==> flow/design.v <==
module RCServo(clk, rst, RxD_data, RCServo_pulse);
input clk;
input rst;
input [9:0] RxD_data;
output RCServo_pulse;
reg [9:0] RxD_data_reg;
always @(posedge clk) if(rst) RxD_data_reg <= 10'd0; else RxD_data_reg <= RxD_data;
parameter ClkDiv = 195;   
reg [7:0] ClkCount;
reg ClkTick;
always @(posedge clk) if(rst) ClkTick <= 1'b0; else ClkTick <= (ClkCount==ClkDiv-2);  
always @(posedge clk) if(rst) ClkCount <= 8'b0; else if(ClkTick) ClkCount <= 8'b0; else ClkCount <= ClkCount + 1'b1; 
reg [11:0] PulseCount;
always @(posedge clk) if(rst) PulseCount <= 12'b0; else if(ClkTick) PulseCount <= PulseCount + 1'b1;  
reg [9:0] RCServo_position;
always @(posedge clk) if(rst) RCServo_position <= 10'd0; else if(PulseCount==0) RCServo_position <= RxD_data_reg; 
reg RCServo_pulse;
always @(posedge clk) if(rst) RCServo_pulse <= 1'b0; else RCServo_pulse <= (PulseCount < {2'b00,RCServo_position}); 
endmodule
module multiplexerServo(select, normalSort, servoTest, muxOut);
input [0:0] select;		 
input [9:0] normalSort, servoTest;	 
output [9:0] muxOut;	 
reg [9:0] muxOut;	 
parameter normal = 1'b0, test = 1'b1;  
always@(select or normalSort or servoTest)
	begin
		case(select)
			normal:
				begin
				muxOut <= normalSort;	 
				end
			test:
				begin
				muxOut <= servoTest;	 
				end
		endcase
	end
endmodule
module multiplexerFour(select, muxOut, startOut, controllerInput, maintenanceInput, controllerStart, maintenanceStart);
input [0:0] select;	 
input controllerStart, maintenanceStart;	 
input [2:0] controllerInput, maintenanceInput;	 
output startOut;	 
output [2:0] muxOut;	 
reg startOut;
reg [2:0] muxOut;
parameter controller = 1'b0, maintenance = 1'b1; 
always@(select or controllerInput or maintenanceStart or controllerStart or maintenanceInput)
	begin
		case(select)
			controller:
				begin
				startOut <= controllerStart;	 
				muxOut <= controllerInput;	 
				end
			maintenance:
				begin
				startOut <= maintenanceStart;	 
				muxOut <= maintenanceInput;	 
				end
		endcase
	end
endmodule
module multiplexerOutput(select, normalOutput, maintenanceOutput, muxOut);
input [0:0] select;		 
input [2:0] normalOutput, maintenanceOutput;	 
output [2:0] muxOut;	 
reg [2:0] muxOut;	 
parameter normal = 1'b0, maintenance = 1'b1;  
always@(select or normalOutput or maintenanceOutput)
	begin
		case(select)
			normal:
				begin
				muxOut <= normalOutput;	 
				end
			maintenance:
				begin
				muxOut <= maintenanceOutput;	 
				end
		endcase
	end
endmodule
module multiplexerSeven(select, mbedInput, controllerOutput, maintenanceOutput);
input [0:0] select;	 
input [6:0] mbedInput;	 
output [6:0] controllerOutput, maintenanceOutput;	 
reg [6:0] controllerOutput, maintenanceOutput;	 
parameter controller = 1'b0, maintenance = 1'b1;  
always@(select or mbedInput)
	begin
		case(select)
			controller:
				begin
				controllerOutput <= mbedInput;	 
				maintenanceOutput <= 7'b0111111;	 
				end
			maintenance:
				begin
				maintenanceOutput <= mbedInput;	 
				controllerOutput <= 7'b1101110;	 
				end
		endcase
	end
endmodule
module multiplexerThree(select, controllerInput, maintenanceInput, controllerStart, maintenanceStart, startOut, muxOut);
input [0:0] select;
input [0:0] controllerStart, maintenanceStart;
input [1:0] controllerInput, maintenanceInput;
output [0:0] startOut;
output [1:0] muxOut;
reg [0:0] startOut;
reg [1:0] muxOut;
parameter controller = 1'b0, maintenance = 1'b1; 
always@(select or controllerStart or controllerInput or maintenanceStart or maintenanceInput)
	begin
		case(select)
			controller:
				begin
				startOut <= controllerStart;
				muxOut <= controllerInput;
				end
			maintenance:
				begin
				startOut <= maintenanceStart;
				muxOut <= maintenanceInput;
				end
		endcase
	end
endmodule
module controller(clk, rst, mbedInput, mbedOutput, sortStart, sortColour, dispenseStart, dispense, sortCompleteIn, dispenseCompleteIn);
input rst;
input clk;					 
input [6:0] mbedInput;		 
input sortCompleteIn, dispenseCompleteIn;
output [2:0] mbedOutput;	 
output [2:0] sortColour;	 
output [0:0] sortStart, dispenseStart;	 
output [1:0] dispense;		 
reg [6:0] mbedInput_reg;	 
reg [6:0] mbedInputCheck;
reg [0:0] sortStart;
reg [2:0] sortColour;
reg [0:0] dispenseStart;
reg [1:0] dispense;			
reg [2:0] mbedOutput;
reg sortCompleteOut, dispenseCompleteOut;
reg recieved;
reg [15:0] count;
always@(posedge clk)
	if(rst)
		begin
		mbedInput_reg <= 0;
		mbedInputCheck <= 0;
		sortStart <= 0;
		sortColour <= 0;
		dispenseStart <= 0;
		dispense <= 0;
		mbedOutput <= 0;
		sortCompleteOut <= 0;
		dispenseCompleteOut <= 0;
		recieved <= 0;
		count <= 0;
		end
	else
	begin
	if(sortCompleteIn == 1'b1)	 
		begin
		sortCompleteOut <= 1'b1;	 
		end
	if(dispenseCompleteIn == 1'b1)  
		begin
		dispenseCompleteOut <= 1'b1;  
		end
	if(mbedInputCheck != mbedInput)
		begin
		mbedInputCheck <= mbedInput;	 
		mbedInput_reg <= mbedInput;	 
		recieved <= 1'b1;	 
		sortCompleteOut <= 1'b0;	 
		dispenseCompleteOut <= 1'b0;	 
		end
	else
		begin
		if(count >= 50000)	 
			begin
			count <= 16'b0;
			recieved <= 1'b0;
			end
		else
			begin
			count <= count + 1'b1;
			end
		end
	sortStart <= mbedInput_reg[0:0];		 
	sortColour <= mbedInput_reg[3:1];	 
	dispenseStart <= mbedInput_reg[4:4];	 
	dispense <= mbedInput_reg[6:5];		 
	mbedOutput[0:0] <= recieved;		 
	mbedOutput[1:1] <= sortCompleteOut;	 
	mbedOutput[2:2] <= dispenseCompleteOut;	 
	end
endmodule
module dispense(clk, rst, start, dispense, dispenseServoRed, dispenseServoGreenBlue, complete, redLED, greenLED, blueLED);
input rst;
input clk, start;  
input [1:0] dispense;	 
output [9:0] dispenseServoRed, dispenseServoGreenBlue;	 
output complete;
output [0:0] redLED, greenLED, blueLED;
reg [3:0] state;  
reg [9:0] dispenseServoRed, dispenseServoGreenBlue;  
reg [14:0] pause;  
reg [1:0] dispense_reg, dispenseCheck;  
reg complete;
reg [0:0] redLED, greenLED, blueLED;
parameter control = 4'd0, red = 4'd1, redSecond = 4'd2, redThird = 4'd3, green = 4'd4, greenSecond = 4'd5, greenThird = 4'd6, blue = 4'd7, blueSecond = 4'd8, blueThird = 4'd9;
always@(posedge clk)
	if(rst)
		begin
		dispenseServoRed <= 10'd440;
		dispenseServoGreenBlue <= 10'd375;
		state <= 0;
		pause <= 0;
		dispense_reg <= 0;
		dispenseCheck <= 0;
		complete <= 0;
		redLED <= 0;
		greenLED <= 0;
		blueLED <= 0;
		end
	else
	begin
		if(dispense != dispenseCheck)	 
			begin
			dispenseCheck <= dispense;	 
			dispense_reg <= dispense;	 
			complete <= 1'b0;
			end
		if(start == 1'b1)	 
			begin
				case(state)
						control:		 
							begin
							if(dispense_reg == 2'b00)	 
								begin
								dispense_reg <= 2'b11;	 
								state <= red;			 
								end
							else if(dispense_reg == 2'b01)	 
								begin
								dispense_reg <= 2'b11;	 
								state <= green;			 
								end
							else if(dispense_reg == 2'b10)	 
								begin
								dispense_reg <= 2'b11;	 
								state <= blue;			 
								end
							else
								begin
								state <= control;		 
								end
							end
						red:			 
							begin
							redLED <= 1'b1;
							dispenseServoRed <= 10'd200;	 
							state <= redSecond;			 
							end
						redSecond:		 
							begin
							if(pause >= 30000)		 
								begin
								pause <= 15'b0;				 
								dispenseServoRed <= 10'd440;	 
								state <= redThird;
								end
							else
								begin
								pause <= pause + 1'b1;		 
								state <= redSecond;		 
								end
							end
						redThird:
							begin
							if(pause >= 20000)		 
								begin
								pause <= 15'b0;
								complete <= 1'b1;	 
								redLED <= 1'b0;
								state <= control;	 
								end
							else
								begin
								pause <= pause + 1'b1;
								state <= redThird;
								end
							end
						green:			 
							begin
							greenLED <= 1'b1;
							dispenseServoGreenBlue <= 10'd355;
							if(pause >= 15000)		 
								begin
								pause <= 15'b0;
								state <= greenSecond;				 
								end
							else
								begin
								pause <= pause + 1'b1;
								state <= green;
								end						
							end
						greenSecond:	 
							begin
							dispenseServoGreenBlue <= 10'd590;	 
							if(pause >= 20000)		 
								begin
								pause <= 15'b0;				 
								state <= greenThird;
								end
							else
								begin
								pause <= pause + 1'b1;		 
								state <= greenSecond;	 
								end
							end
						greenThird:
							begin
							dispenseServoGreenBlue <= 10'd375;	 
							if(pause >= 20000)		 
								begin
								pause <= 15'b0;
								complete <= 1'b1;	 
								greenLED <= 1'b0;
								state <= control;	 
								end
							else
								begin
								pause <= pause + 1'b1;
								state <= greenThird;
								end
							end
						blue:			 
							begin
							blueLED <= 1'b1;
							dispenseServoGreenBlue <= 10'd395;
							if(pause >= 15000)		 
								begin
								pause <= 15'b0;
								state <= blueSecond;			 
								end
							else
								begin
								pause <= pause + 1'b1;
								state <= blue;
								end
							end
						blueSecond:		 
							begin
							dispenseServoGreenBlue <= 10'd10;	 
							if(pause >= 20000)			 
								begin
								pause <= 15'b0;					 
								state <= blueThird;
								end
							else
								begin
								pause <= pause + 1'b1;		 
								state <= blueSecond;	 
								end
							end
						blueThird:
							begin
								dispenseServoGreenBlue <= 10'd375;	 
								if(pause >= 20000)		 
								begin
								pause <= 15'b0;
								complete <= 1'b1;	 
								blueLED <= 1'b0;
								state <= control;	 
								end
							else
								begin
								pause <= pause + 1'b1;
								state <= blueThird;
								end
							end
				endcase
			end
	end	
endmodule
module sort(clk, rst, start, colour, sortServoRedBlue, sortServoGreenOther, sortServoBinRecycle, liftUp, liftDown, complete, redLED, greenLED, blueLED);
input rst;
input clk, start;
input [2:0] colour;
output [9:0] sortServoRedBlue, sortServoGreenOther, sortServoBinRecycle;
output [0:0] liftUp, liftDown;
output complete;
output [0:0] redLED, greenLED, blueLED;
reg [9:0] sortServoRedBlue, sortServoGreenOther, sortServoBinRecycle;
reg [0:0] liftUp, liftDown;
reg [3:0] state;
reg [16:0] pause;
reg [2:0] colour_reg, colourCheck;
reg complete;
reg [0:0] redLED, greenLED, blueLED;
parameter colourSense = 4'd0, red = 4'd1, redSecond = 4'd2, green = 4'd3, greenSecond = 4'd4,
		  blue = 4'd5, blueSecond = 4'd6, bin = 4'd7, binSecond = 4'd8, binThird = 4'd9,
		  recycle = 4'd10, recycleSecond = 4'd11, recycleThird = 4'd12, lift = 4'd13, liftTwo = 4'd14, liftThree = 4'd15;
always@(posedge clk)
	if(rst)
		begin
		sortServoRedBlue <= 10'd355;
		sortServoGreenOther <= 10'd340;
		sortServoBinRecycle <= 10'd580;
		liftUp <= 1'b1;
		liftDown <= 1'b0;
		state <= 0;
		pause <= 0;
		colour_reg <= 0;
		colourCheck <= 0;
		complete <= 0;
		redLED <= 0;
		greenLED <= 0;
		blueLED <= 0;
		end
	else
	begin
		if(colour != colourCheck)
				begin
					colourCheck <= colour;
					colour_reg <= colour;
					complete <= 1'b0;
				end
		if(start == 1'b1)
			begin
				case(state)
					colourSense:					 
						begin
							if(colour_reg == 3'b000)	 
								begin
								colour_reg <= 3'b111;	 
								state <= red;
								end
							else if(colour_reg == 3'b001)  
								begin
								colour_reg <= 3'b111;	 
								state <= green;
								end
							else if(colour_reg == 3'b010)	 
								begin
								colour_reg <= 3'b111;	 
								state <= blue;
								end
							else if(colour_reg == 3'b011)	 
								begin
								colour_reg <= 3'b111;	 
								state <= bin;
								end
							else if(colour_reg == 3'b100)	 
								begin
								colour_reg <= 3'b111;	 
								state <= recycle;
								end
							else if(colour_reg == 3'b101)	 
								begin
								colour_reg <= 3'b111;	 
								state <= lift;
								end
							else
								begin
								state <= colourSense;
								end
						end
					red:							 
						begin
						redLED <= 1'b1;
						sortServoRedBlue <= 10'd570;   
							if(pause >= 20000)		 
								begin
								pause <= 17'b0;                  
								sortServoRedBlue <= 10'd355;     
								state <= redSecond;  
								end
							else
								begin
								pause <= pause + 1'b1;	 
								state <= red;	 
								end                    
						end
					redSecond:
						begin
						if(pause >= 5000)		 
							begin
							pause <= 17'b0;
							complete <= 1'b1;	 
							redLED <= 1'b0;
							state <= colourSense;  
							end
						else
							begin
							pause <= pause + 1'b1;
							state <= redSecond;
							end
						end
					green:							 
						begin
						greenLED <= 1'b1;
						sortServoGreenOther <= 10'd70; 	 
							if(pause >= 20000)		 
								begin
								pause <= 17'b0;
								sortServoGreenOther <= 10'd340;	 
								state <= greenSecond;			 
								end
							else						 
								begin
								pause <= pause + 1'b1;	 
								state <= green;			 
								end				 
						end
					greenSecond:
						begin
						if(pause >= 5000)		 
							begin
							pause <= 17'b0;
							complete <= 1'b1;	 
							greenLED <= 1'b0;
							state <= colourSense;  
							end
						else
							begin
							pause <= pause + 1'b1;	 
							state <= greenSecond;	 
							end	
						end
					blue:							 
						begin
						blueLED <= 1'b1;
						sortServoRedBlue <= 10'd185;   
							if(pause >= 20000)	 
								begin
								pause <= 17'b0;                  
								sortServoRedBlue <= 10'd355;     
								state <= blueSecond;
								end
							else
								begin
								pause <= pause + 1'b1;	 
								state <= blue;	 
								end					
						end
					blueSecond:
						begin
						if(pause >= 5000)	 
							begin
							pause <= 17'b0;
							complete <= 1'b1;	 
							blueLED <= 1'b0;
							state <= colourSense;		 
							end
						else
							begin
							pause <= pause + 1'b1;
							state <= blueSecond;
							end
						end
					bin:							 
						begin
						sortServoGreenOther <= 10'd560;	 
						sortServoBinRecycle <= 10'd350;	 
							if(pause >= 20000)	 
								begin
								pause <= 17'b0;																
								sortServoGreenOther <= 10'd340;	 
								state <= binSecond;	 
								end
							else
								begin
								pause <= pause + 1'b1;	 
								state <= bin;	 
								end			
						end
					binSecond:
						begin
						if(pause >= 20000)	 
								begin
								pause <= 17'b0;
								sortServoBinRecycle <= 10'd580;	 
								state <= binThird;
								end
							else
								begin
								pause <= pause + 1'b1;	 
								state <= binSecond;	 
								end
						end
					binThird:
						begin
						if(pause >= 5000)	 
							begin
							pause <= 17'b0;
							complete <= 1'b1;	 
							state <= colourSense;			 
							end
						else
							begin
							pause <= pause + 1'b1;
							state <= binThird;
							end
						end
					recycle:						 
						begin
						sortServoGreenOther <= 10'd560;	 
						sortServoBinRecycle <= 10'd580;	 
							if(pause >= 20000)	 
								begin
								pause <= 17'b0;								
								sortServoGreenOther <= 10'd340;	 
								state <= recycleSecond;		 
								end
							else
								begin
								pause <= pause + 1'b1;	 
								state <= recycle;	 
								end										
						end
					recycleSecond:
						begin
						if(pause >= 20000)	 
							begin
							pause <= 17'b0;
							sortServoBinRecycle <= 10'd350;	 
							state <= recycleThird;
							end
						else
							begin
							pause <= pause + 1'b1;	 
							state <= recycleSecond;	 
							end	
						end
					recycleThird:
						begin
						if(pause >= 5000)		 
							begin
							pause <= 17'b0;
							complete <= 1'b1;	 
							state <= colourSense;	 
							end
						else
							begin
							pause <= pause + 1'b1;
							state <= recycleThird;
							end
						end
					lift:				 
						begin
						liftUp <= 1'b0; 
						liftDown <= 1'b0; 
						if(pause >= 100000)	 
							begin
							pause <= 17'b0;
							state <= liftTwo;	 
							end
						else
							begin
							pause <= pause + 1'b1;
							state <= lift;
							end
						end
					liftTwo:
						begin
						liftUp <= 1'b1; 
						liftDown <= 1'b0; 
						if(pause >= 10000)		 
							begin
							pause <= 17'b0;
							state <= liftThree;
							end
						else
							begin
							pause <= pause + 1'b1;
							state <= liftTwo;
							end
						end
					liftThree:
						begin
						liftUp <= 1'b1;  
						liftDown <= 1'b1; 
						if(pause >= 100000)		 
							begin
							pause <= 17'b0;
							liftUp <= 1'b1; 
							liftDown <= 1'b0; 
							complete <= 1'b1;	 
							state <= colourSense;
							end
						else
							begin
							pause <= pause + 1'b1;
							state <= liftThree;
							end
						end
				endcase
		end
	end
endmodule
module maintenance(clk, rst, inputSignal, results, sortStart, dispenseStart, sortColour, dispense, sortComplete, dispenseComplete,
			selectRedBlue, selectGreenOther, selectBinRecycle, selectRed, selectGreenBlue, positionRedBlue, positionGreenOther, positionBinRecycle, positionRed, positionGreenBlue, state);
input rst;
input clk;
input [6:0] inputSignal;
input sortComplete, dispenseComplete;
output [2:0] results;
output [2:0] sortColour;	 
output sortStart, dispenseStart;	 
output [1:0] dispense;		 
output [9:0] positionRedBlue, positionGreenOther, positionBinRecycle, positionRed, positionGreenBlue;
output selectRedBlue, selectGreenOther, selectBinRecycle, selectRed, selectGreenBlue;
output [4:0] state;
reg [4:0] state;
reg [0:0] start;
reg [5:0] controlSignal;
reg [5:0] controlSignal_reg;
reg [5:0] controlSignalCheck;
reg [2:0] sortColour;
reg sortStart, dispenseStart;
reg [1:0] dispense;
reg [2:0] results;
reg [0:0] complete;
reg [0:0] received;
reg [14:0] pause;
reg [15:0] count;
reg [9:0] positionRedBlue, positionGreenOther, positionBinRecycle, positionRed, positionGreenBlue;
reg selectRedBlue, selectGreenOther, selectBinRecycle, selectRed, selectGreenBlue;
parameter control = 5'd0, binHopper = 5'd1, dispenseRed = 5'd2, dispenseGreen = 5'd3, dispenseBlue = 5'd4,
		  testRedBlueLeft = 5'd5, testRedBlueCentre = 5'd6, testRedBlueRight = 5'd7, testGreenOtherUp = 5'd8,
		  testGreenOtherCentre = 5'd9, testGreenOtherDown = 5'd10, testBinRecycleLeft = 5'd11,
		  testBinRecycleRight = 5'd12, testRedPush = 5'd13, testRedHome = 5'd14, testGreenBlueLeft = 5'd15,
		  testGreenBlueCentre = 5'd16, testGreenBlueRight = 5'd17, maintenanceEND = 5'd18;
always@(posedge clk)
	if(rst) results <= 3'b0; else
	begin
	results[0:0] <= received;
	results[1:1] <= complete;
	results[2:2] <= 1'b0;
	end
always@(posedge clk)
	if(rst)
		begin
		dispense <= 2'b11;
		sortColour <= 3'b111;
		state <= 0;
		pause <= 0;
		count <= 0;
		start <= 0;
		controlSignal <= 0;
		controlSignal_reg <= 0;
		controlSignalCheck <= 0;
		sortStart <= 0;
		dispenseStart <= 0;
		complete <= 0;
		received <= 0;
		positionRedBlue <= 0;
		positionGreenOther <= 0;
		positionBinRecycle <= 0;
		positionRed <= 0;
		positionGreenBlue <= 0;
		selectRedBlue <= 0;
		selectGreenOther <= 0;
		selectBinRecycle <= 0;
		selectRed <= 0;
		selectGreenBlue <= 0;
		end
	else
	begin
		controlSignal <= inputSignal[5:0];	 
		start <= inputSignal[6:6];			 
		if(controlSignal != controlSignalCheck)	 
			begin
			controlSignalCheck <= controlSignal;	 
			controlSignal_reg <= controlSignal;		 
			received <= 1'b1;	 
			complete <= 1'b0;	 
			end
		else if(count == 50000)	 
			begin
			count <= 16'b0;
			received <= 1'b0;
			end
		else
			begin
			count <= count + 1'b1;
			end
		if(start)	 
			begin
				case(state)
					control:
						begin
							if(controlSignal_reg == 6'b000001)	 
								begin
								controlSignal_reg <= 6'b111111;	 
								state <= binHopper;
								end
							else if(controlSignal_reg == 6'b000010)	 
								begin
								controlSignal_reg <= 6'b111111;	 
								state <= dispenseRed;
								end
							else if(controlSignal_reg == 6'b000011)	 
								begin
								controlSignal_reg <= 6'b111111;	 
								state <= dispenseGreen;
								end
							else if(controlSignal_reg == 6'b000100)	 
								begin
								controlSignal_reg <= 6'b111111;	 
								state <= dispenseBlue;
								end
							else if(controlSignal_reg == 6'b000101)	 
								begin
								controlSignal_reg <= 6'b111111;	 
								state <= testRedBlueLeft;
								end
							else if(controlSignal_reg == 6'b000110)	 
								begin
								controlSignal_reg <= 6'b111111;	 
								state <= testRedBlueCentre;
								end
							else if(controlSignal_reg == 6'b000111)	 
								begin
								controlSignal_reg <= 6'b111111;	 
								state <= testRedBlueRight;
								end
							else if(controlSignal_reg == 6'b001000)	 
								begin
								controlSignal_reg <= 6'b111111;	 
								state <= testGreenOtherUp;
								end
							else if(controlSignal_reg == 6'b001001)	 
								begin
								controlSignal_reg <= 6'b111111;	 
								state <= testGreenOtherCentre;
								end
							else if(controlSignal_reg == 6'b001010)	 
								begin
								controlSignal_reg <= 6'b111111;	 
								state <= testGreenOtherDown;
								end
							else if(controlSignal_reg == 6'b001011)	 
								begin
								controlSignal_reg <= 6'b111111;	 
								state <= testBinRecycleLeft;
								end
							else if(controlSignal_reg == 6'b001100)	 
								begin
								controlSignal_reg <= 6'b111111;	 
								state <= testBinRecycleRight;
								end
							else if(controlSignal_reg == 6'b001101)	 
								begin
								controlSignal_reg <= 6'b111111;	 
								state <= testRedPush;	
								end
							else if(controlSignal_reg == 6'b001110)	 
								begin
								controlSignal_reg <= 6'b111111;	 
								state <= testRedHome;
								end
							else if(controlSignal_reg == 6'b001111)	 
								begin
								controlSignal_reg <= 6'b111111;	 
								state <= testGreenBlueLeft;
								end
							else if(controlSignal_reg == 6'b010000)	 
								begin
								controlSignal_reg <= 6'b111111;	 
								state <= testGreenBlueCentre;
								end
							else if(controlSignal_reg == 6'b010001)	 
								begin
								controlSignal_reg <= 6'b111111;	 
								state <= testGreenBlueRight;
								end
							else if(controlSignal_reg == 6'b010010)	 
								begin
								controlSignal_reg <= 6'b111111;	 
								state <= maintenanceEND;
								end
							else		 
								begin
								state <= control;
								end
						end
					binHopper:			 
						begin
						sortStart <= 1'b1;	 
						sortColour <= 3'b011;	 
						if(sortComplete)	 
							begin
							sortColour <= 3'b111;	 
							sortStart <= 1'b0;		 
							complete <= 1'b1;		 
							state <= control;		
							end
						else				 
							begin
							state <= binHopper;
							end
						end
					dispenseRed:		 
						begin
						dispenseStart <= 1'b1;	 
						dispense <= 2'b00;		 
						if(dispenseComplete)	 
							begin
							dispense <= 2'b11;	 
							dispenseStart <= 1'b0;	 
							complete <= 1'b1;	 
							state <= control;	 
							end
						else
							begin
							state <= dispenseRed;	 
							end
						end
					dispenseGreen:		 
						begin
						dispenseStart <= 1'b1;	 
						dispense <= 2'b01;		 
						if(dispenseComplete)	 
							begin
							dispense <= 2'b11;	 
							dispenseStart <= 1'b0;	 
							complete <= 1'b1;	 
							state <= control;	 
							end
						else
							begin
							state <= dispenseGreen;	 
							end
						end
					dispenseBlue:		 
						begin
						dispenseStart <= 1'b1;	 
						dispense <= 2'b10;		 
						if(dispenseComplete)	 
							begin
							dispense <= 2'b11;	 
							dispenseStart <= 1'b0;	 
							complete <= 1'b1;	 
							state <= control;	 
							end
						else
							begin
							state <= dispenseBlue;  
							end
						end
					testRedBlueLeft:
						begin
						selectRedBlue <= 1'b1;
						positionRedBlue <= 10'd570;	 
						if(pause == 25000)	 
							begin
							pause <= 15'b0;	 
							complete <= 1'b1;
							state <= control;	 
							end
						else
							begin
							pause <= pause + 1'b1;
							state <= testRedBlueLeft;
							end
						end
					testRedBlueCentre:
						begin
						selectRedBlue <= 1'b1;
						positionRedBlue <= 10'd355;	 
						if(pause == 25000)	 
							begin
							pause <= 15'b0;	 
							complete <= 1'b1;
							state <= control;	 
							end
						else
							begin
							pause <= pause + 1'b1;	 
							state <= testRedBlueCentre;	 
							end
						end
					testRedBlueRight:
						begin
						selectRedBlue <= 1'b1;
						positionRedBlue <= 10'd185;	 
						if(pause == 25000)	 
							begin
							pause <= 15'b0;	 
							complete <= 1'b1;
							state <= control;	 
							end
						else
							begin
							pause <= pause + 1'b1;	 
							state <= testRedBlueRight;	 
							end
						end
					testGreenOtherUp:
						begin
						selectGreenOther <= 1'b1;
						positionGreenOther <= 10'd560;	 
						if(pause == 25000)	 
							begin
							pause <= 15'b0;	 
							complete <= 1'b1;
							state <= control;	 
							end
						else
							begin
							pause <= pause + 1'b1;	 
							state <= testGreenOtherUp;	 
							end
						end
					testGreenOtherCentre:
						begin
						selectGreenOther <= 1'b1;
						positionGreenOther <= 10'd340;	 
						if(pause == 25000)	 
							begin
							pause <= 15'b0;	 
							complete <= 1'b1;
							state <= control;	 
							end
						else
							begin
							pause <= pause + 1'b1;	 
							state <= testGreenOtherCentre;	 
							end
						end
					testGreenOtherDown:
						begin
						selectGreenOther <= 1'b1;
						positionGreenOther <= 10'd70;	 
						if(pause == 25000)	 
							begin
							pause <= 15'b0;	 
							complete <= 1'b1;
							state <= control;	 
							end
						else
							begin
							pause <= pause + 1'b1;	 
							state <= testGreenOtherDown;	 
							end
						end
					testBinRecycleLeft:
						begin
						selectBinRecycle <= 1'b1;
						positionBinRecycle <= 10'd350;	 
						if(pause == 25000)	 
							begin
							pause <= 15'b0;	 
							complete <= 1'b1;
							state <= control;	 
							end
						else
							begin
							pause <= pause + 1'b1;	 
							state <= testBinRecycleLeft;	 
							end
						end
					testBinRecycleRight:
						begin
						selectBinRecycle <= 1'b1;
						positionBinRecycle <= 10'd580;	 
						if(pause == 25000)	 
							begin
							pause <= 15'b0;	 
							complete <= 1'b1;
							state <= control;	 
							end
						else
							begin
							pause <= pause + 1'b1;	 
							state <= testBinRecycleRight;	 
							end
						end
					testRedPush:
						begin
						selectRed <= 1'b1;
						positionRed <= 10'd200;	 
						if(pause == 25000)	 
							begin
							pause <= 15'b0;	 
							complete <= 1'b1;
							state <= control;	 
							end
						else
							begin
							pause <= pause + 1'b1;	 
							state <= testRedPush;	 
							end
						end
					testRedHome:
						begin
						selectRed <= 1'b1;
						positionRed <= 10'd440;	 
						if(pause == 25000)	 
							begin
							pause <= 15'b0;	 
							complete <= 1'b1;
							state <= control;	 
							end
						else
							begin
							pause <= pause + 1'b1;	 
							state <= testRedHome;	 
							end
						end
					testGreenBlueLeft:
						begin
						selectGreenBlue <= 1'b1;
						positionGreenBlue <= 10'd550;	 
						if(pause == 25000)	 
							begin
							pause <= 15'b0;	 
							complete <= 1'b1;
							state <= control;	 
							end
						else
							begin
							pause <= pause + 1'b1;	 
							state <= testGreenBlueLeft;	 
							end
						end
					testGreenBlueCentre:
						begin
						selectGreenBlue <= 1'b1;
						positionGreenBlue <= 10'd355;	 
						if(pause == 25000)	 
							begin
							pause <= 15'b0;	 
							complete <= 1'b1;
							state <= control;	 
							end
						else
							begin
							pause <= pause + 1'b1;	 
							state <= testGreenBlueCentre;	 
							end
						end
					testGreenBlueRight:
						begin
						selectGreenBlue <= 1'b1;
						positionGreenBlue <= 10'd10;	 
						if(pause == 25000)	 
							begin
							pause <= 15'b0;	 
							complete <= 1'b1;
							state <= control;	 
							end
						else
							begin
							pause <= pause + 1'b1;	 
							state <= testGreenBlueRight;	 
							end
						end
					maintenanceEND:
						begin
						selectRedBlue <= 1'b1;
						selectGreenOther <= 1'b1;
						selectBinRecycle <= 1'b1;
						selectRed <= 1'b1;
						selectGreenBlue <= 1'b1;
						positionRedBlue <= 10'd355;
						positionGreenOther <= 10'd355;
						positionBinRecycle <= 10'd580;
						positionRed <= 10'd440;
						positionGreenBlue <= 10'd355;
						if(pause == 25000)	 
							begin
							pause <= 15'b0;
							selectRedBlue <= 1'b0;
							selectGreenOther <= 1'b0;
							selectBinRecycle <= 1'b0;
							selectRed <= 1'b0;
							selectGreenBlue <= 1'b0;
							complete <= 1'b1;
							state <= control;
							end
						else
							begin
							pause <= pause + 1'b1;
							state <= maintenanceEND;
							end
						end
				endcase
			end
	end
endmodule
module System(
	clk,
	rst,
	mbed,
	select,
	GreenBlueServoOut,
	RedServoOut,
	BinRecycleServoOut,
	RedBlueServoOut,
	GreenOtherServoOut,
	dispenseBlueLED,
	dispenseComplete,
	dispenseGreenLED,
	dispenseRedLED,
	mainState,
	mbedOutput,
	results,
	sortBlueLED,
	sortComplete,
	sortGreenLED,
	sortRedLED
);
input	clk;
input	rst;
input	[6:0] mbed;
input	[0:0] select;
output	GreenBlueServoOut;
output	RedServoOut;
output	BinRecycleServoOut;
output	RedBlueServoOut;
output	GreenOtherServoOut;
output	[0:0] dispenseBlueLED;
output	[0:0] dispenseComplete;
output	[0:0] dispenseGreenLED;
output	[0:0] dispenseRedLED;
output	[4:0] mainState;
output	[2:0] mbedOutput;
output	[2:0] results;
output	[0:0] sortBlueLED;
output	[0:0] sortComplete;
output	[0:0] sortGreenLED;
output	[0:0] sortRedLED;
wire	[1:0] conDispenseColour;
wire	[0:0] conDispenseStart;
wire	[2:0] conSortColour;
wire	[0:0] conSortStart;
wire	[2:0] controllerOutput;
wire	[0:0] dispenseComplete_ALTERA_SYNTHESIZED;
wire	[9:0] mainBinRecycle;
wire	[1:0] mainDispenseColour;
wire	[0:0] maindispenseStart;
wire	[9:0] mainGreenBlue;
wire	[9:0] mainGreenOther;
wire	[9:0] mainRed;
wire	[9:0] mainRedBlue;
wire	[2:0] mainSortColour;
wire	[0:0] mainSortStart;
wire	[2:0] maintenanceOutput;
wire	[9:0] normalBinRecycle;
wire	[9:0] normalGreenBlue;
wire	[9:0] normalGreenOther;
wire	[9:0] normalRed;
wire	[9:0] normalRedBlue;
wire	[0:0] selectBinRecycle;
wire	[0:0] selectGreenBlue;
wire	[0:0] selectGreenOther;
wire	[0:0] selectRed;
wire	[0:0] selectRedBlue;
wire	[0:0] sortComplete_ALTERA_SYNTHESIZED;
wire	[0:0] startSort;
wire	[9:0] SYNTHESIZED_WIRE_0;
wire	[9:0] SYNTHESIZED_WIRE_1;
wire	[9:0] SYNTHESIZED_WIRE_2;
wire	[2:0] SYNTHESIZED_WIRE_3;
wire	[6:0] SYNTHESIZED_WIRE_4;
wire	[6:0] SYNTHESIZED_WIRE_5;
wire	[0:0] SYNTHESIZED_WIRE_6;
wire	[1:0] SYNTHESIZED_WIRE_7;
wire	[9:0] SYNTHESIZED_WIRE_8;
wire	[9:0] SYNTHESIZED_WIRE_9;
RCServo	b2v_BinRecycleServo(.clk(clk),.rst(rst),
.RxD_data(SYNTHESIZED_WIRE_0),.RCServo_pulse(BinRecycleServoOut));
defparam	b2v_BinRecycleServo.ClkDiv = 4;
multiplexerServo	b2v_BinRecycleServoMux(.normalSort(normalBinRecycle),
.select(selectBinRecycle),.servoTest(mainBinRecycle),.muxOut(SYNTHESIZED_WIRE_0));
defparam	b2v_BinRecycleServoMux.normal = 'b0;
defparam	b2v_BinRecycleServoMux.test = 'b1;
RCServo	b2v_GreenBlueServo(.clk(clk),.rst(rst),
.RxD_data(SYNTHESIZED_WIRE_1),.RCServo_pulse(GreenBlueServoOut));
defparam	b2v_GreenBlueServo.ClkDiv = 4;
multiplexerServo	b2v_GreenBlueServoMux(.normalSort(normalGreenBlue),
.select(selectGreenBlue),.servoTest(mainGreenBlue),.muxOut(SYNTHESIZED_WIRE_1));
defparam	b2v_GreenBlueServoMux.normal = 'b0;
defparam	b2v_GreenBlueServoMux.test = 'b1;
RCServo	b2v_GreenOtherServo(.clk(clk),.rst(rst),
.RxD_data(SYNTHESIZED_WIRE_2),.RCServo_pulse(GreenOtherServoOut));
defparam	b2v_GreenOtherServo.ClkDiv = 4;
multiplexerServo	b2v_GreenOtherServoMux(.normalSort(normalGreenOther),
.select(selectGreenOther),.servoTest(mainGreenOther),.muxOut(SYNTHESIZED_WIRE_2));
defparam	b2v_GreenOtherServoMux.normal = 'b0;
defparam	b2v_GreenOtherServoMux.test = 'b1;
sort	b2v_inst(.clk(clk),.rst(rst),
.start(startSort),.colour(SYNTHESIZED_WIRE_3),.complete(sortComplete_ALTERA_SYNTHESIZED),.blueLED(sortBlueLED),.greenLED(sortGreenLED),.redLED(sortRedLED),.sortServoBinRecycle(normalBinRecycle),.sortServoGreenOther(normalGreenOther),.sortServoRedBlue(normalRedBlue));
defparam	b2v_inst.bin = 'b0111;
defparam	b2v_inst.binSecond = 'b1000;
defparam	b2v_inst.binThird = 'b1001;
defparam	b2v_inst.blue = 'b0101;
defparam	b2v_inst.blueSecond = 'b0110;
defparam	b2v_inst.colourSense = 'b0000;
defparam	b2v_inst.green = 'b0011;
defparam	b2v_inst.greenSecond = 'b0100;
defparam	b2v_inst.recycle = 'b1010;
defparam	b2v_inst.recycleSecond = 'b1011;
defparam	b2v_inst.recycleThird = 'b1100;
defparam	b2v_inst.red = 'b0001;
defparam	b2v_inst.redSecond = 'b0010;
multiplexerFour	b2v_inst11(.controllerStart(conSortStart),
.maintenanceStart(mainSortStart),.controllerInput(conSortColour),.maintenanceInput(mainSortColour),.select(select),.startOut(startSort),.muxOut(SYNTHESIZED_WIRE_3));
defparam	b2v_inst11.controller = 'b0;
defparam	b2v_inst11.maintenance = 'b1;
multiplexerOutput	b2v_inst12(.maintenanceOutput(maintenanceOutput),
.normalOutput(controllerOutput),.select(select),.muxOut(mbedOutput));
defparam	b2v_inst12.maintenance = 'b1;
defparam	b2v_inst12.normal = 'b0;
multiplexerThree	b2v_inst17(.controllerInput(conDispenseColour),
.controllerStart(conDispenseStart),.maintenanceInput(mainDispenseColour),.maintenanceStart(maindispenseStart),.select(select),.muxOut(SYNTHESIZED_WIRE_7),.startOut(SYNTHESIZED_WIRE_6));
defparam	b2v_inst17.controller = 'b0;
defparam	b2v_inst17.maintenance = 'b1;
maintenance	b2v_inst2(.clk(clk),.rst(rst),
.sortComplete(sortComplete_ALTERA_SYNTHESIZED),.dispenseComplete(dispenseComplete_ALTERA_SYNTHESIZED),.inputSignal(SYNTHESIZED_WIRE_4),.sortStart(mainSortStart),.dispenseStart(maindispenseStart),.selectRedBlue(selectRedBlue),.selectGreenOther(selectGreenOther),.selectBinRecycle(selectBinRecycle),.selectRed(selectRed),.selectGreenBlue(selectGreenBlue),.dispense(mainDispenseColour),.positionBinRecycle(mainBinRecycle),.positionGreenBlue(mainGreenBlue),.positionGreenOther(mainGreenOther),.positionRed(mainRed),.positionRedBlue(mainRedBlue),.results(maintenanceOutput),.sortColour(mainSortColour),.state(mainState));
defparam	b2v_inst2.binHopper = 'b00001;
defparam	b2v_inst2.control = 'b00000;
defparam	b2v_inst2.dispenseBlue = 'b00100;
defparam	b2v_inst2.dispenseGreen = 'b00011;
defparam	b2v_inst2.dispenseRed = 'b00010;
defparam	b2v_inst2.maintenanceEND = 'b10010;
defparam	b2v_inst2.testBinRecycleLeft = 'b01011;
defparam	b2v_inst2.testBinRecycleRight = 'b01100;
defparam	b2v_inst2.testGreenBlueCentre = 'b10000;
defparam	b2v_inst2.testGreenBlueLeft = 'b01111;
defparam	b2v_inst2.testGreenBlueRight = 'b10001;
defparam	b2v_inst2.testGreenOtherCentre = 'b01001;
defparam	b2v_inst2.testGreenOtherDown = 'b01010;
defparam	b2v_inst2.testGreenOtherUp = 'b01000;
defparam	b2v_inst2.testRedBlueCentre = 'b00110;
defparam	b2v_inst2.testRedBlueLeft = 'b00101;
defparam	b2v_inst2.testRedBlueRight = 'b00111;
defparam	b2v_inst2.testRedHome = 'b01110;
defparam	b2v_inst2.testRedPush = 'b01101;
controller	b2v_inst3(.clk(clk),.rst(rst),
.sortCompleteIn(sortComplete_ALTERA_SYNTHESIZED),.dispenseCompleteIn(dispenseComplete_ALTERA_SYNTHESIZED),.mbedInput(SYNTHESIZED_WIRE_5),.dispense(conDispenseColour),.dispenseStart(conDispenseStart),.mbedOutput(controllerOutput),.sortColour(conSortColour),.sortStart(conSortStart));
multiplexerSeven	b2v_inst4(.mbedInput(mbed),
.select(select),.controllerOutput(SYNTHESIZED_WIRE_5),.maintenanceOutput(SYNTHESIZED_WIRE_4));
defparam	b2v_inst4.controller = 'b0;
defparam	b2v_inst4.maintenance = 'b1;
dispense	b2v_inst6(.clk(clk),.rst(rst),
.start(SYNTHESIZED_WIRE_6),.dispense(SYNTHESIZED_WIRE_7),.complete(dispenseComplete_ALTERA_SYNTHESIZED),.blueLED(dispenseBlueLED),.dispenseServoGreenBlue(normalGreenBlue),.dispenseServoRed(normalRed),.greenLED(dispenseGreenLED),.redLED(dispenseRedLED));
defparam	b2v_inst6.blue = 'b0111;
defparam	b2v_inst6.blueSecond = 'b1000;
defparam	b2v_inst6.blueThird = 'b1001;
defparam	b2v_inst6.control = 'b0000;
defparam	b2v_inst6.green = 'b0100;
defparam	b2v_inst6.greenSecond = 'b0101;
defparam	b2v_inst6.greenThird = 'b0110;
defparam	b2v_inst6.red = 'b0001;
defparam	b2v_inst6.redSecond = 'b0010;
defparam	b2v_inst6.redThird = 'b0011;
RCServo	b2v_RedBlueServo(.clk(clk),.rst(rst),
.RxD_data(SYNTHESIZED_WIRE_8),.RCServo_pulse(RedBlueServoOut));
defparam	b2v_RedBlueServo.ClkDiv = 4;
multiplexerServo	b2v_RedBlueServoMux(.normalSort(normalRedBlue),
.select(selectRedBlue),.servoTest(mainRedBlue),.muxOut(SYNTHESIZED_WIRE_8));
defparam	b2v_RedBlueServoMux.normal = 'b0;
defparam	b2v_RedBlueServoMux.test = 'b1;
RCServo	b2v_RedServo(.clk(clk),.rst(rst),
.RxD_data(SYNTHESIZED_WIRE_9),.RCServo_pulse(RedServoOut));
defparam	b2v_RedServo.ClkDiv = 4;
multiplexerServo	b2v_RedServoMux(.normalSort(normalRed),
.select(selectRed),.servoTest(mainRed),.muxOut(SYNTHESIZED_WIRE_9));
defparam	b2v_RedServoMux.normal = 'b0;
defparam	b2v_RedServoMux.test = 'b1;
assign	dispenseComplete = dispenseComplete_ALTERA_SYNTHESIZED;
assign	results = maintenanceOutput;
assign	sortComplete = sortComplete_ALTERA_SYNTHESIZED;
endmodule
Reports on System
The steps from the RTL of System to its reports follow in flow order. Line numbers count from 1 in the design file above. Library cell names are shortened. The mark - stands for no value.

Top: System. Clock input: clk. Library: sky130hd. Corner: tt_025C_1v80.

After elaboration
Counts by Yosys on the flattened word-level netlist (proc, flatten, opt, wreduce; memories kept). Register bits leave out memories and registers merged into their read ports (data or address). Print and check cells are left out.

The figure for add/sub/neg operators is 15. The entry for multiply operators reads 0. The entry for divide/modulo/power cells reads 0. Magnitude comparators: 13. Under equality and inequality tests stands 87. The figure for shift operators is 0. The figure for multiplexer cells is 190. The figure for bitwise operators is 6. Reduce/logical cells: 92.

Operators by type and width (count): 10-bit parallel mux with 2-bit select (10); 6-bit 2-to-1 mux (21); 5-bit 2-to-1 mux (21); 5-bit parallel mux with 19-bit select (1); 4-bit 2-to-1 mux (22); 10-bit parallel mux with 4-bit select (2); 15-bit 2-to-1 mux (5); 17-bit parallel mux with 4-bit select (1); 17-bit 2-to-1 mux (4); 4-bit parallel mux with 16-bit select (1); 12-bit by 1-bit adder with 12-bit output (second input constant) (5); 12-bit by 10-bit < comparator with 1-bit output (5); 12-bit zero test (5); 10-bit parallel mux with 3-bit select (2); 3-bit 2-to-1 mux (20); 10-bit parallel mux with 5-bit select (1); 10-bit 2-to-1 mux (5); 6-bit by 4-bit equality test with 1-bit output (second input constant) (8); 15-bit parallel mux with 3-bit select (1); 2-bit AND reduction (20); 4-bit equality test (second input constant) (10); 5-bit by 4-bit equality test with 1-bit output (second input constant) (8); 8-bit by 1-bit adder with 8-bit output (second input constant) (5); 8-bit by 2-bit equality test with 1-bit output (second input constant) (5); 4-bit parallel mux with 10-bit select (1); 2-bit nonzero test (17); 16-bit by 1-bit adder with 16-bit output (second input constant) (2); 2-bit OR reduction (16).

Not listed: further kinds 61, cells in them 179.

The figure for bits in registers is 475. Latch bits: 0. Memory bits (writable): 0. For ROM bits the number is 0. The entry for word width x clocked read ports reads 0. Memories kept: 0. For output and inout port bits the number is 24. The figure for elaborated cells is 491.

Longest topological paths
Yosys ltp: most cells in a row. Word level: on the elaborated netlist, between registers, memories and ports. Mapped: between sequential cells and ports; inverters and the memories' decode and read muxes count.

The figure for depth after elaboration is 22. The figure for ABC_AREA is 0. The figure for depth in mapped cells is 9. Gate-level depth less buffers: 8.

Synthesis result
Yosys stat after the flow's synthesis: flattened, memories mapped to cells. It holds for the ABC_AREA given above (unset counts as 0); a run with the other value may have another netlist.

The figure for cells in the netlist is 2009. Under mapped area stands 0.0175543 mm^2. The figure for flip-flops is 400. For buffers the number is 81.

Cell types (count): dfxtp_1 (400); nor2_1 (334); xor2_1 (99); ha_1 (69); mux2i_1 (68); a21oi_1 (132); nand2_1 (144); nand3_1 (87); xnor2_1 (48); inv_1 (96); and3_1 (53); o21ai_0 (62); clkbuf_1 (63); nor3_1 (40); nand4_1 (29); nor4_1 (26); nor2b_1 (24); o21a_1 (13).

Not listed: further types 56, cells in them 222. The figures by module come from a second, unflattened synthesis with its own total; it is not the netlist above.

Cells (unflattened synthesis): 2391. Area total of the unflattened synthesis: 0.0217809 mm^2.

Each row is one instance without its submodules.

By module: RCServo (ClkDiv=4) (instances 5, cells 204, area 0.0019406 mm^2, seq. area 0.0008408 mm^2); maintenance (instances 1, cells 555, area 0.0047458 mm^2, seq. area 0.0019018 mm^2); sort (instances 1, cells 322, area 0.0027576 mm^2, seq. area 0.0011611 mm^2); dispense (instances 1, cells 245, area 0.0020244 mm^2, seq. area 0.0008608 mm^2); controller (instances 1, cells 169, area 0.0015265 mm^2, seq. area 0.0007207 mm^2); multiplexerServo (instances 5, cells 11, area 0.0001614 mm^2, seq. area 0 mm^2); multiplexerSeven (instances 1, cells 15, area 0.0001038 mm^2, seq. area 0 mm^2); multiplexerFour (instances 1, cells 4, area 0.000045 mm^2, seq. area 0 mm^2); multiplexerThree (instances 1, cells 3, area 0.0000338 mm^2, seq. area 0 mm^2); multiplexerOutput (instances 1, cells 3, area 0.0000338 mm^2, seq. area 0 mm^2); System (instances 1, cells 0, area 0 mm^2, seq. area 0 mm^2).

Worst setup path after synthesis
OpenSTA on the mapped netlist: ideal clock, no wires. The path of least setup slack (recovery checks aside). Input and output delay are each 20% of the period. Register names are those of the netlist, which keeps one name where synthesis merged equal registers.

Kind: input to output. Start point: input select[0]. End point: output mbedOutput[0]. Under clock period stands 10.0 ns. The entry for external output delay reads 2.000 ns. Time at the first pin: 2.000 ns. For data arrival time the number is 2.917 ns. The entry for required time reads 8.000 ns. The entry for slack reads 5.083 ns. The figure for delay of the path is 0.917 ns. Stages: 4. The entry for buffers on the path reads 3. The figure for synthesis period reached is 4.917 ns.

"delay of the path" = arrival - input delay + setup time. A path that ends at an output port has no setup time. "stages": output pins that drive a net of the path, with the launching flip-flop's if there is one; two outputs of one cell count as two. "synthesis period reached" = period - worst setup slack (recovery checks aside). The figure is calculated, with input and output delays left at 20% of the set period. The rows between start and end are the longest chain of elaborated cells between them; the timing report does not say that the signal goes this way. Where chains are equally long, one stands for them. A line is the first line of the expression or statement that the cell stems from. Yosys adds cells for indexed reads and writes and turns some case tables into memories.

Path through: buf_6 > buf_4 > clkbuf_1 > mux2_2. For length of the longest elaborated chain the number is 2. The figure for elaborated cells on any way between the ends is 2. Classes of those cells: 1 x mux; 1 x logic.

RTL lines, path after synthesis: start: declaration (line 1228) `input [0:0] select;`; 1-bit NOT (line 73) `case(select)`; 3-bit parallel mux with 2-bit select (line 73); end: declaration (line 1239) `output [2:0] mbedOutput;`.

Path in the finished layout
From the final timing report of run A: the path of least setup slack in the routed layout; clock arrival at registers is part of the times.

Kind: input to output. Start point: input select[0]. End point: output mbedOutput[1]. Under clock period stands 3.88 ns. The entry for external output delay reads 0.78 ns. Time at the first pin: 0.78 ns. For data arrival time the number is 2.25 ns. The entry for required time reads 3.10 ns. The entry for slack reads 0.85 ns. Stages: 4. The entry for buffers on the path reads 3.

The rows between start and end are the longest chain of elaborated cells between them; the timing report does not say that the signal goes this way. Where chains are equally long, one stands for them.

Path through: clkdlybuf4s50_1 > buf_4 > mux2_2 > clkdlybuf4s50_1. For length of the longest elaborated chain the number is 2. The figure for elaborated cells on any way between the ends is 2. Classes of those cells: 1 x mux; 1 x logic.

RTL lines, path after layout: start: declaration (line 1228) `input [0:0] select;`; 1-bit NOT (line 73) `case(select)`; 3-bit parallel mux with 2-bit select (line 73); end: declaration (line 1239) `output [2:0] mbedOutput;`.

==> runs of System <==
Settings and measured results of 2 stored flow runs for module System (sky130hd), not sorted in any way. The constraints put input and output delay at 20% of the set period each and load the outputs with 0.01 pF. "period achieved" means the clock period less the worst setup slack. The figure is calculated, with input and output delays left at 20% of the set period. By "critical path time" is meant the share of the clock period that the worst setup path is allowed (20% is reserved at inputs, 20% at outputs), minus its slack. Clock arrival times at its registers enter into it. "total power after layout" rests on the timing tool's default activity at the inputs, not on a simulated workload.

Files of run A:
==> flow/run.sh <==
#!/bin/bash
# the make line also repeats the synthesis and layout settings of config.mk as NAME=value (left out here)
make -C /OpenROAD-flow-scripts/flow DESIGN_CONFIG=/design/flow/config.mk WORK_HOME=/design/flow/orfs CLKGATE_MAP_FILE= finish
==> flow/config.mk <==
export PLATFORM = sky130hd
export DESIGN_NAME = System
export DESIGN_NICKNAME = System
export VERILOG_FILES = /design/flow/design.v
export SDC_FILE = /design/flow/constraint.sdc
export NUM_CORES = 4
export LEC_CHECK = 0
export CAP_MARGIN = 20
export CORE_MARGIN = 2
export CORE_UTILIZATION = 36
export PLACE_DENSITY_LB_ADDON = 0.12
export SLEW_MARGIN = 20
==> flow/constraint.sdc <==
create_clock -name core_clock -period 3.88 [get_ports {clk}]
set_input_delay 0.7760 -clock core_clock [delete_from_list [all_inputs] [get_ports {clk}]]
set_output_delay 0.7760 -clock core_clock [all_outputs]
set_load 0.01 [all_outputs]

Results of run A. The measured synthesis area is 0.0175543 mm^2. The die footprint is 0.050544 mm^2. For the standard-cell area after layout the run shows 0.0201756 mm^2. The post-route utilization reads 42.1 %. For the setup slack of the critical path the run shows 0.850 ns. For the setup total negative slack the run shows 0.000 ns. The total power after layout stands at 9.477 mW. The period achieved reads 3.030 ns. The critical path time reads 1.48 ns. Worst path kind: input to output.

Files of run B:
==> flow/run.sh <==
#!/bin/bash
# the make line also repeats the synthesis and layout settings of config.mk as NAME=value (left out here)
make -C /OpenROAD-flow-scripts/flow DESIGN_CONFIG=/design/flow/config.mk WORK_HOME=/design/flow/orfs CLKGATE_MAP_FILE= finish
==> flow/config.mk <==
export PLATFORM = sky130hd
export DESIGN_NAME = System
export DESIGN_NICKNAME = System
export VERILOG_FILES = /design/flow/design.v
export SDC_FILE = /design/flow/constraint.sdc
export NUM_CORES = 4
export LEC_CHECK = 0
export CAP_MARGIN = 20
export CORE_MARGIN = 2
export CORE_UTILIZATION = 40
export CTS_CLUSTER_DIAMETER = 149
export CTS_CLUSTER_SIZE = 53
export SLEW_MARGIN = 20
==> flow/constraint.sdc <==
create_clock -name core_clock -period 10.0 [get_ports {clk}]
set_input_delay 2.0000 -clock core_clock [delete_from_list [all_inputs] [get_ports {clk}]]
set_output_delay 2.0000 -clock core_clock [all_outputs]
set_load 0.01 [all_outputs]

Results of run B. The measured synthesis area is 0.0175543 mm^2. The die footprint is 0.045578 mm^2. For the standard-cell area after layout the run shows 0.0186504 mm^2. The post-route utilization reads 43.2 %. For the setup slack of the critical path the run shows 4.323 ns. For the setup total negative slack the run shows 0.000 ns. The total power after layout stands at 2.502 mW. The period achieved reads 5.677 ns. The critical path time reads 1.68 ns. Worst path kind: input to output.
